==> flow/design.v <==
`timescale 1ns / 1ps
module complex_multiplier#(parameter INPUT_DATA_WIDTH = 16)
    (
        input  wire                                    i_clk,
        input  wire                                    i_rst,
        input  wire signed [INPUT_DATA_WIDTH-1:0]      i_real_h,
        input  wire signed [INPUT_DATA_WIDTH-1:0]      i_imag_h,
        input  wire signed [INPUT_DATA_WIDTH-1:0]      i_real_y,
        input  wire signed [INPUT_DATA_WIDTH-1:0]      i_imag_y,
        output reg  signed [INPUT_DATA_WIDTH*2:0]      o_real,
        output reg  signed [INPUT_DATA_WIDTH*2:0]      o_imag
    );
    reg signed [INPUT_DATA_WIDTH*2-1:0] ac;
    reg signed [INPUT_DATA_WIDTH*2-1:0] ad;
    reg signed [INPUT_DATA_WIDTH*2-1:0] cb;
    reg signed [INPUT_DATA_WIDTH*2-1:0] bd;
    always@(posedge i_clk) begin
        if(i_rst)begin
            o_real <= 0;
            o_imag <= 0;
            ac     <= 0;
            ad     <= 0;
            cb     <= 0;
            bd     <= 0;
        end         
        else begin
            ac <= i_real_h * i_real_y;
            ad <= i_real_h * i_imag_y;
            cb <= i_real_y * i_imag_h;
            bd <= i_imag_h * i_imag_y;
            o_real <= ac - bd;
            o_imag <= ad + cb;
        end
    end
endmodule
# Tool chain data of complex_multiplier
# Each step is given for the RTL above and for the edited RTL.
# Lines under "before" count in the file above, lines under "after" in the edited file.
# "change": "after" minus "before" as printed here. "rel_change_pct": 100 x difference / "before".
# Operators: Yosys type, input widths -> output width; for muxes data width and select width s.
# Library cell names are shortened.
# A cell with -- has no value.
[setup]
top = "complex_multiplier"
clock_port = "i_clk"
library = "sky130hd"
corner = "tt_025C_1v80"

# The edit
# The edit as a unified diff against the file above.
# This change comes from a script, not from a designer. No optimisation was intended, and the edited design may behave differently.
# begin of diff
@@ -1,4 +1,4 @@
 `timescale 1ns / 1ps
-module complex_multiplier#(parameter INPUT_DATA_WIDTH = 16)
+module complex_multiplier#(parameter INPUT_DATA_WIDTH = 12)
     (
         input  wire                                    i_clk,
# end of diff

# Word-level counts
# Source: Yosys, flattened and elaborated, memories not mapped. Widths are those after wreduce; folded enables and synchronous resets count as part of the registers. Registers that Yosys merges into a memory's read port (data or address) are not register bits. Print and check cells do not count. Equal cells are merged and count once.
[op_classes]
columns = ["item", "before", "after", "change", "rel_change_pct"]
rows = [
  ["addsub", 2, 2, 0, 0.00],
  ["mul", 4, 4, 0, 0.00],
]
[op_table]
columns = ["cell", "before", "after", "change", "rel_change_pct"]
rows = [
  ["$mul 16x16->32", 4, 0, -4, -100.00],
  ["$mul 12x12->24", 0, 4, 4, "--"],
  ["$add 32x32->33", 1, 0, -1, -100.00],
  ["$sub 32x32->33", 1, 0, -1, -100.00],
  ["$add 24x24->25", 0, 1, 1, "--"],
  ["$sub 24x24->25", 0, 1, 1, "--"],
]
[word_totals]
columns = ["item", "before", "after", "change", "rel_change_pct"]
rows = [
  ["regBits", 194, 146, -48, -24.74],
  ["output_inout_bits", 66, 50, -16, -24.24],
]

# Longest topological paths
# Longest topological path by Yosys (ltp), each cell counted once; first at word level (registers and memories cut), then after technology mapping (sequential cells cut; the memories' decode and read muxes count).
[logic_depth]
columns = ["item", "before", "after", "change", "rel_change_pct"]
rows = [
  ["depth_word", 1, 1, 0, 0.00],
  ["abc_area", "0", "0", "--", "--"],
  ["depth_mapped", 25, 20, -5, -20.00],
  ["depth_no_buf", 24, 19, -5, -20.83],
]

# After synthesis
# Source: synth_stat.txt of the flow (Yosys; design flattened, memories mapped). It holds for the ABC_AREA given above (unset counts as 0); a run with the other value may have another netlist.
[by_type]
columns = ["type", "before", "after", "change", "rel_change_pct"]
rows = [
  ["inv_1", 1204, 705, -499, -41.45],
  ["fa_1", 1050, 554, -496, -47.24],
  ["and2_1", 514, 175, -339, -65.95],
  ["ha_1", 392, 252, -140, -35.71],
  ["nand2_1", 531, 405, -126, -23.73],
  ["clkbuf_1", 214, 107, -107, -50.00],
  ["nor2_1", 244, 163, -81, -33.20],
  ["dfxtp_1", 194, 146, -48, -24.74],
  ["a21oi_1", 114, 69, -45, -39.47],
  ["xnor2_1", 104, 62, -42, -40.38],
  ["a21o_1", 64, 31, -33, -51.56],
  ["xor2_1", 56, 30, -26, -46.43],
  ["o21ai_0", 76, 53, -23, -30.26],
  ["a211oi_1", 25, 7, -18, -72.00],
  ["and3_1", 28, 11, -17, -60.71],
  ["o21bai_1", 23, 8, -15, -65.22],
  ["o21a_1", 35, 24, -11, -31.43],
  ["nor2b_1", 40, 50, 10, 25.00],
]
# Not every row of either side is listed.
[mapped]
columns = ["item", "before", "after", "change", "rel_change_pct"]
rows = [
  ["cell_count", 5189, 3116, -2073, -39.95],
  ["mapped_area_um2", 47160.2, 27660.3, -19499.9, -41.35],
  ["seq_area_um2", 3883.7, 2922.8, -960.9, -24.74],
  ["ffs", 194, 146, -48, -24.74],
]

# Path before layout
# OpenSTA on the mapped netlist: ideal clock, no wires. The path of least setup slack (recovery checks aside). Input and output delay are each 20% of the period. Register names are those of the netlist, which keeps one name where synthesis merged equal registers.
[synth_path]
columns = ["item", "before", "after", "change", "rel_change_pct"]
rows = [
  ["path_kind", "input to register", "input to register", "--", "--"],
  ["startpoint", "in i_real_h[15]", "in i_real_y[11]", "--", "--"],
  ["endpoint", "reg ad[30]", "reg cb[17]", "--", "--"],
  ["period_ns", 10.0, 10.0, 0.0, 0.00],
  ["input_delay_ns", 2.000, 2.000, 0.000, 0.00],
  ["setup_ns", 0.121, 0.123, 0.002, "--"],
  ["t_first_pin_ns", 2.000, 2.000, 0.000, 0.00],
  ["t_arrival_ns", 7.827, 6.804, -1.023, -13.07],
  ["t_required_ns", 9.879, 9.877, -0.002, -0.02],
  ["setup_slack_ns", 2.053, 3.072, 1.019, "--"],
  ["delay_ns", 5.948, 4.927, -1.021, -17.17],
  ["stages", 21, 20, -1, -4.76],
  ["n_path_buf", 1, 1, 0, 0.00],
  ["period_less_setup_slack_ns", 7.947, 6.928, -1.019, -12.82],
]
# "delay_ns" is the arrival time less input delay plus setup time.
# "stages": output pins that drive a net of the path, with the launching flip-flop's if there is one; two outputs of one cell count as two.
# "period_less_setup_slack_ns" = period - worst setup slack (recovery checks aside). The figure is calculated, with input and output delays left at 20% of the set period.
# The rows between start and end are the longest chain of elaborated cells between them; the timing report does not say that the signal goes this way. Where chains are equally long, one stands for them.
# Each line given opens the expression or statement behind the cell; cells for indexed reads and writes are added by Yosys, which also makes memories of some case tables.
[synth_between_before]
path_cell_list = "clkbuf_1 nand2_1 inv_1 fa_1 fa_1 fa_1 fa_1 fa_1 inv_1 fa_1 inv_1 ha_1 a21o_1 a21o_1 a21o_1 a221o_1 a311o_1 a21oi_1 nor2_1 o41ai_1 mux2_2"
elab_chain_cells = 1
cone_cells = 1
cone_classes = "mul (1)"
[synth_rtl_before]
columns = ["item", "line_no", "source"]
rows = [
  ["from (decl)", 6, "input  wire signed [INPUT_DATA_WIDTH-1:0]      i_real_h,"],
  ["$mul 16x16->32", 28, "ad <= i_real_h * i_imag_y;"],
  ["to (assign)", 22, "ad     <= 0;"],
  ["to (assign)", 28, ""],
  ["to (decl)", 14, "reg signed [INPUT_DATA_WIDTH*2-1:0] ad;"],
]
[synth_between_after]
path_cell_list = "clkbuf_1 nand2_1 inv_1 fa_1 inv_1 fa_1 fa_1 inv_1 fa_1 inv_1 fa_1 inv_1 ha_1 or2_1 and2_1 o211a_1 a221oi_2 o21bai_1 a21oi_1 mux2_1"
elab_chain_cells = 1
cone_cells = 1
cone_classes = "mul (1)"
[synth_rtl_after]
columns = ["item", "line_no", "source"]
rows = [
  ["from (decl)", 8, "input  wire signed [INPUT_DATA_WIDTH-1:0]      i_real_y,"],
  ["$mul 12x12->24", 29, "cb <= i_real_y * i_imag_h;"],
  ["to (assign)", 23, "cb     <= 0;"],
  ["to (assign)", 29, ""],
  ["to (decl)", 15, "reg signed [INPUT_DATA_WIDTH*2-1:0] cb;"],
]

# Timing after layout
# Path of least setup slack in the final report of the runs of pair A (OpenROAD, finished layout, wires in). Where an end is a register, its clock arrival counts in the times.
[layout_path]
columns = ["item", "before", "after", "change", "rel_change_pct"]
rows = [
  ["path_kind", "input to register", "input to register", "--", "--"],
  ["startpoint", "in i_imag_h[7]", "in i_real_y[0]", "--", "--"],
  ["endpoint", "reg bd[28]", "reg ac[19]", "--", "--"],
  ["period_ns", 9.0, 9.0, 0.0, 0.00],
  ["input_delay_ns", 1.80, 1.80, 0.00, 0.00],
  ["setup_ns", 0.13, 0.11, -0.02, "--"],
  ["t_first_pin_ns", 1.80, 1.80, 0.00, 0.00],
  ["t_arrival_ns", 8.71, 7.90, -0.81, -9.30],
  ["t_required_ns", 9.35, 9.36, 0.01, 0.11],
  ["setup_slack_ns", 0.64, 1.46, 0.82, "--"],
  ["stages", 24, 20, -4, -16.67],
  ["n_path_buf", 2, 1, -1, -50.00],
]
# The rows between start and end are the longest chain of elaborated cells between them; the timing report does not say that the signal goes this way. Where chains are equally long, one stands for them.
[layout_between_before]
path_cell_list = "clkdlybuf4s50_1 buf_4 nand2_1 fa_1 inv_1 fa_1 inv_1 fa_1 inv_1 fa_1 fa_1 inv_1 fa_1 inv_1 ha_1 a21o_1 a21o_1 or3_1 or3_1 nand2_1 o211ai_1 a41oi_1 xor2_1 nor2_1"
elab_chain_cells = 1
cone_cells = 1
cone_classes = "mul (1)"
[layout_rtl_before]
columns = ["item", "line_no", "source"]
rows = [
  ["from (decl)", 7, "input  wire signed [INPUT_DATA_WIDTH-1:0]      i_imag_h,"],
  ["$mul 16x16->32", 30, "bd <= i_imag_h * i_imag_y;"],
  ["to (assign)", 24, "bd     <= 0;"],
  ["to (assign)", 30, ""],
  ["to (decl)", 16, "reg signed [INPUT_DATA_WIDTH*2-1:0] bd;"],
]
[layout_between_after]
path_cell_list = "clkdlybuf4s50_1 nand2_1 inv_1 fa_1 inv_1 fa_1 fa_1 inv_1 fa_1 inv_1 fa_1 inv_1 ha_1 or2_1 and2_1 o211a_1 a221oi_2 o21ai_1 a21oi_1 mux2_1"
elab_chain_cells = 1
cone_cells = 1
cone_classes = "mul (1)"
[layout_rtl_after]
columns = ["item", "line_no", "source"]
rows = [
  ["from (decl)", 8, "input  wire signed [INPUT_DATA_WIDTH-1:0]      i_real_y,"],
  ["$mul 12x12->24", 27, "ac <= i_real_h * i_real_y;"],
  ["to (assign)", 21, "ac     <= 0;"],
  ["to (assign)", 27, ""],
  ["to (decl)", 13, "reg signed [INPUT_DATA_WIDTH*2-1:0] ac;"],
]

# Measured runs
# Runs of the flow (Yosys, OpenROAD) on both versions; the two runs of a pair have the same settings. The constraints put input and output delay at 20% of the set period each and load the outputs with 0.01 pF.
[settings_pair_A]
CORE_UTILIZATION = 40
period_ns = 9.0
CAP_MARGIN = 20
CORE_MARGIN = 2
SLEW_MARGIN = 20
[results_pair_A]
columns = ["item", "before", "after", "change", "rel_change_pct"]
rows = [
  ["synthesis_area_um2", 47160.2, 27660.3, -19499.9, -41.35],
  ["die_footprint_um2", 120662.0, 71270.3, -49391.7, -40.93],
  ["finalCellArea_um2", 51744.6, 30514.3, -21230.3, -41.03],
  ["fin_util_pct", 44.4, 44.5, 0.1, "--"],
  ["final_setup_ws_ns", 0.645, 1.463, 0.818, "--"],
  ["final_setup_tns_ns", 0.000, 0.000, 0.000, "--"],
  ["ws_hold_ns", 0.544, 0.522, -0.022, "--"],
  ["achievedPeriod_ns", 8.355, 7.537, -0.818, -9.79],
]
[settings_pair_B]
CAP_MARGIN = 15
CELL_PAD_IN_SITES_GLOBAL_PLACEMENT = 1
CORE_UTILIZATION = 45
CTS_CLUSTER_DIAMETER = 291
CTS_CLUSTER_SIZE = 58
GPL_TIMING_DRIVEN = 0
PLACE_DENSITY_LB_ADDON = 0.14
SETUP_SLACK_MARGIN = 2.03
SLEW_MARGIN = 40
TNS_END_PERCENT = 45
period_ns = 8.25
CORE_MARGIN = 2
[results_pair_B]
columns = ["item", "before", "after", "change", "rel_change_pct"]
rows = [
  ["synthesis_area_um2", 47160.2, 27660.3, -19499.9, -41.35],
  ["die_footprint_um2", 107407.0, 63466.2, -43940.8, -40.91],
  ["finalCellArea_um2", 57655.3, 32964.1, -24691.2, -42.83],
  ["fin_util_pct", 55.5, 54.4, -1.1, "--"],
  ["final_setup_ws_ns", 0.709, 1.915, 1.206, "--"],
  ["final_setup_tns_ns", 0.000, 0.000, 0.000, "--"],
  ["ws_hold_ns", 0.580, 0.572, -0.008, "--"],
  ["achievedPeriod_ns", 7.541, 6.335, -1.206, -15.99],
]
# "achievedPeriod_ns" = clock period - worst setup slack. The figure is calculated, with input and output delays left at 20% of the set period.
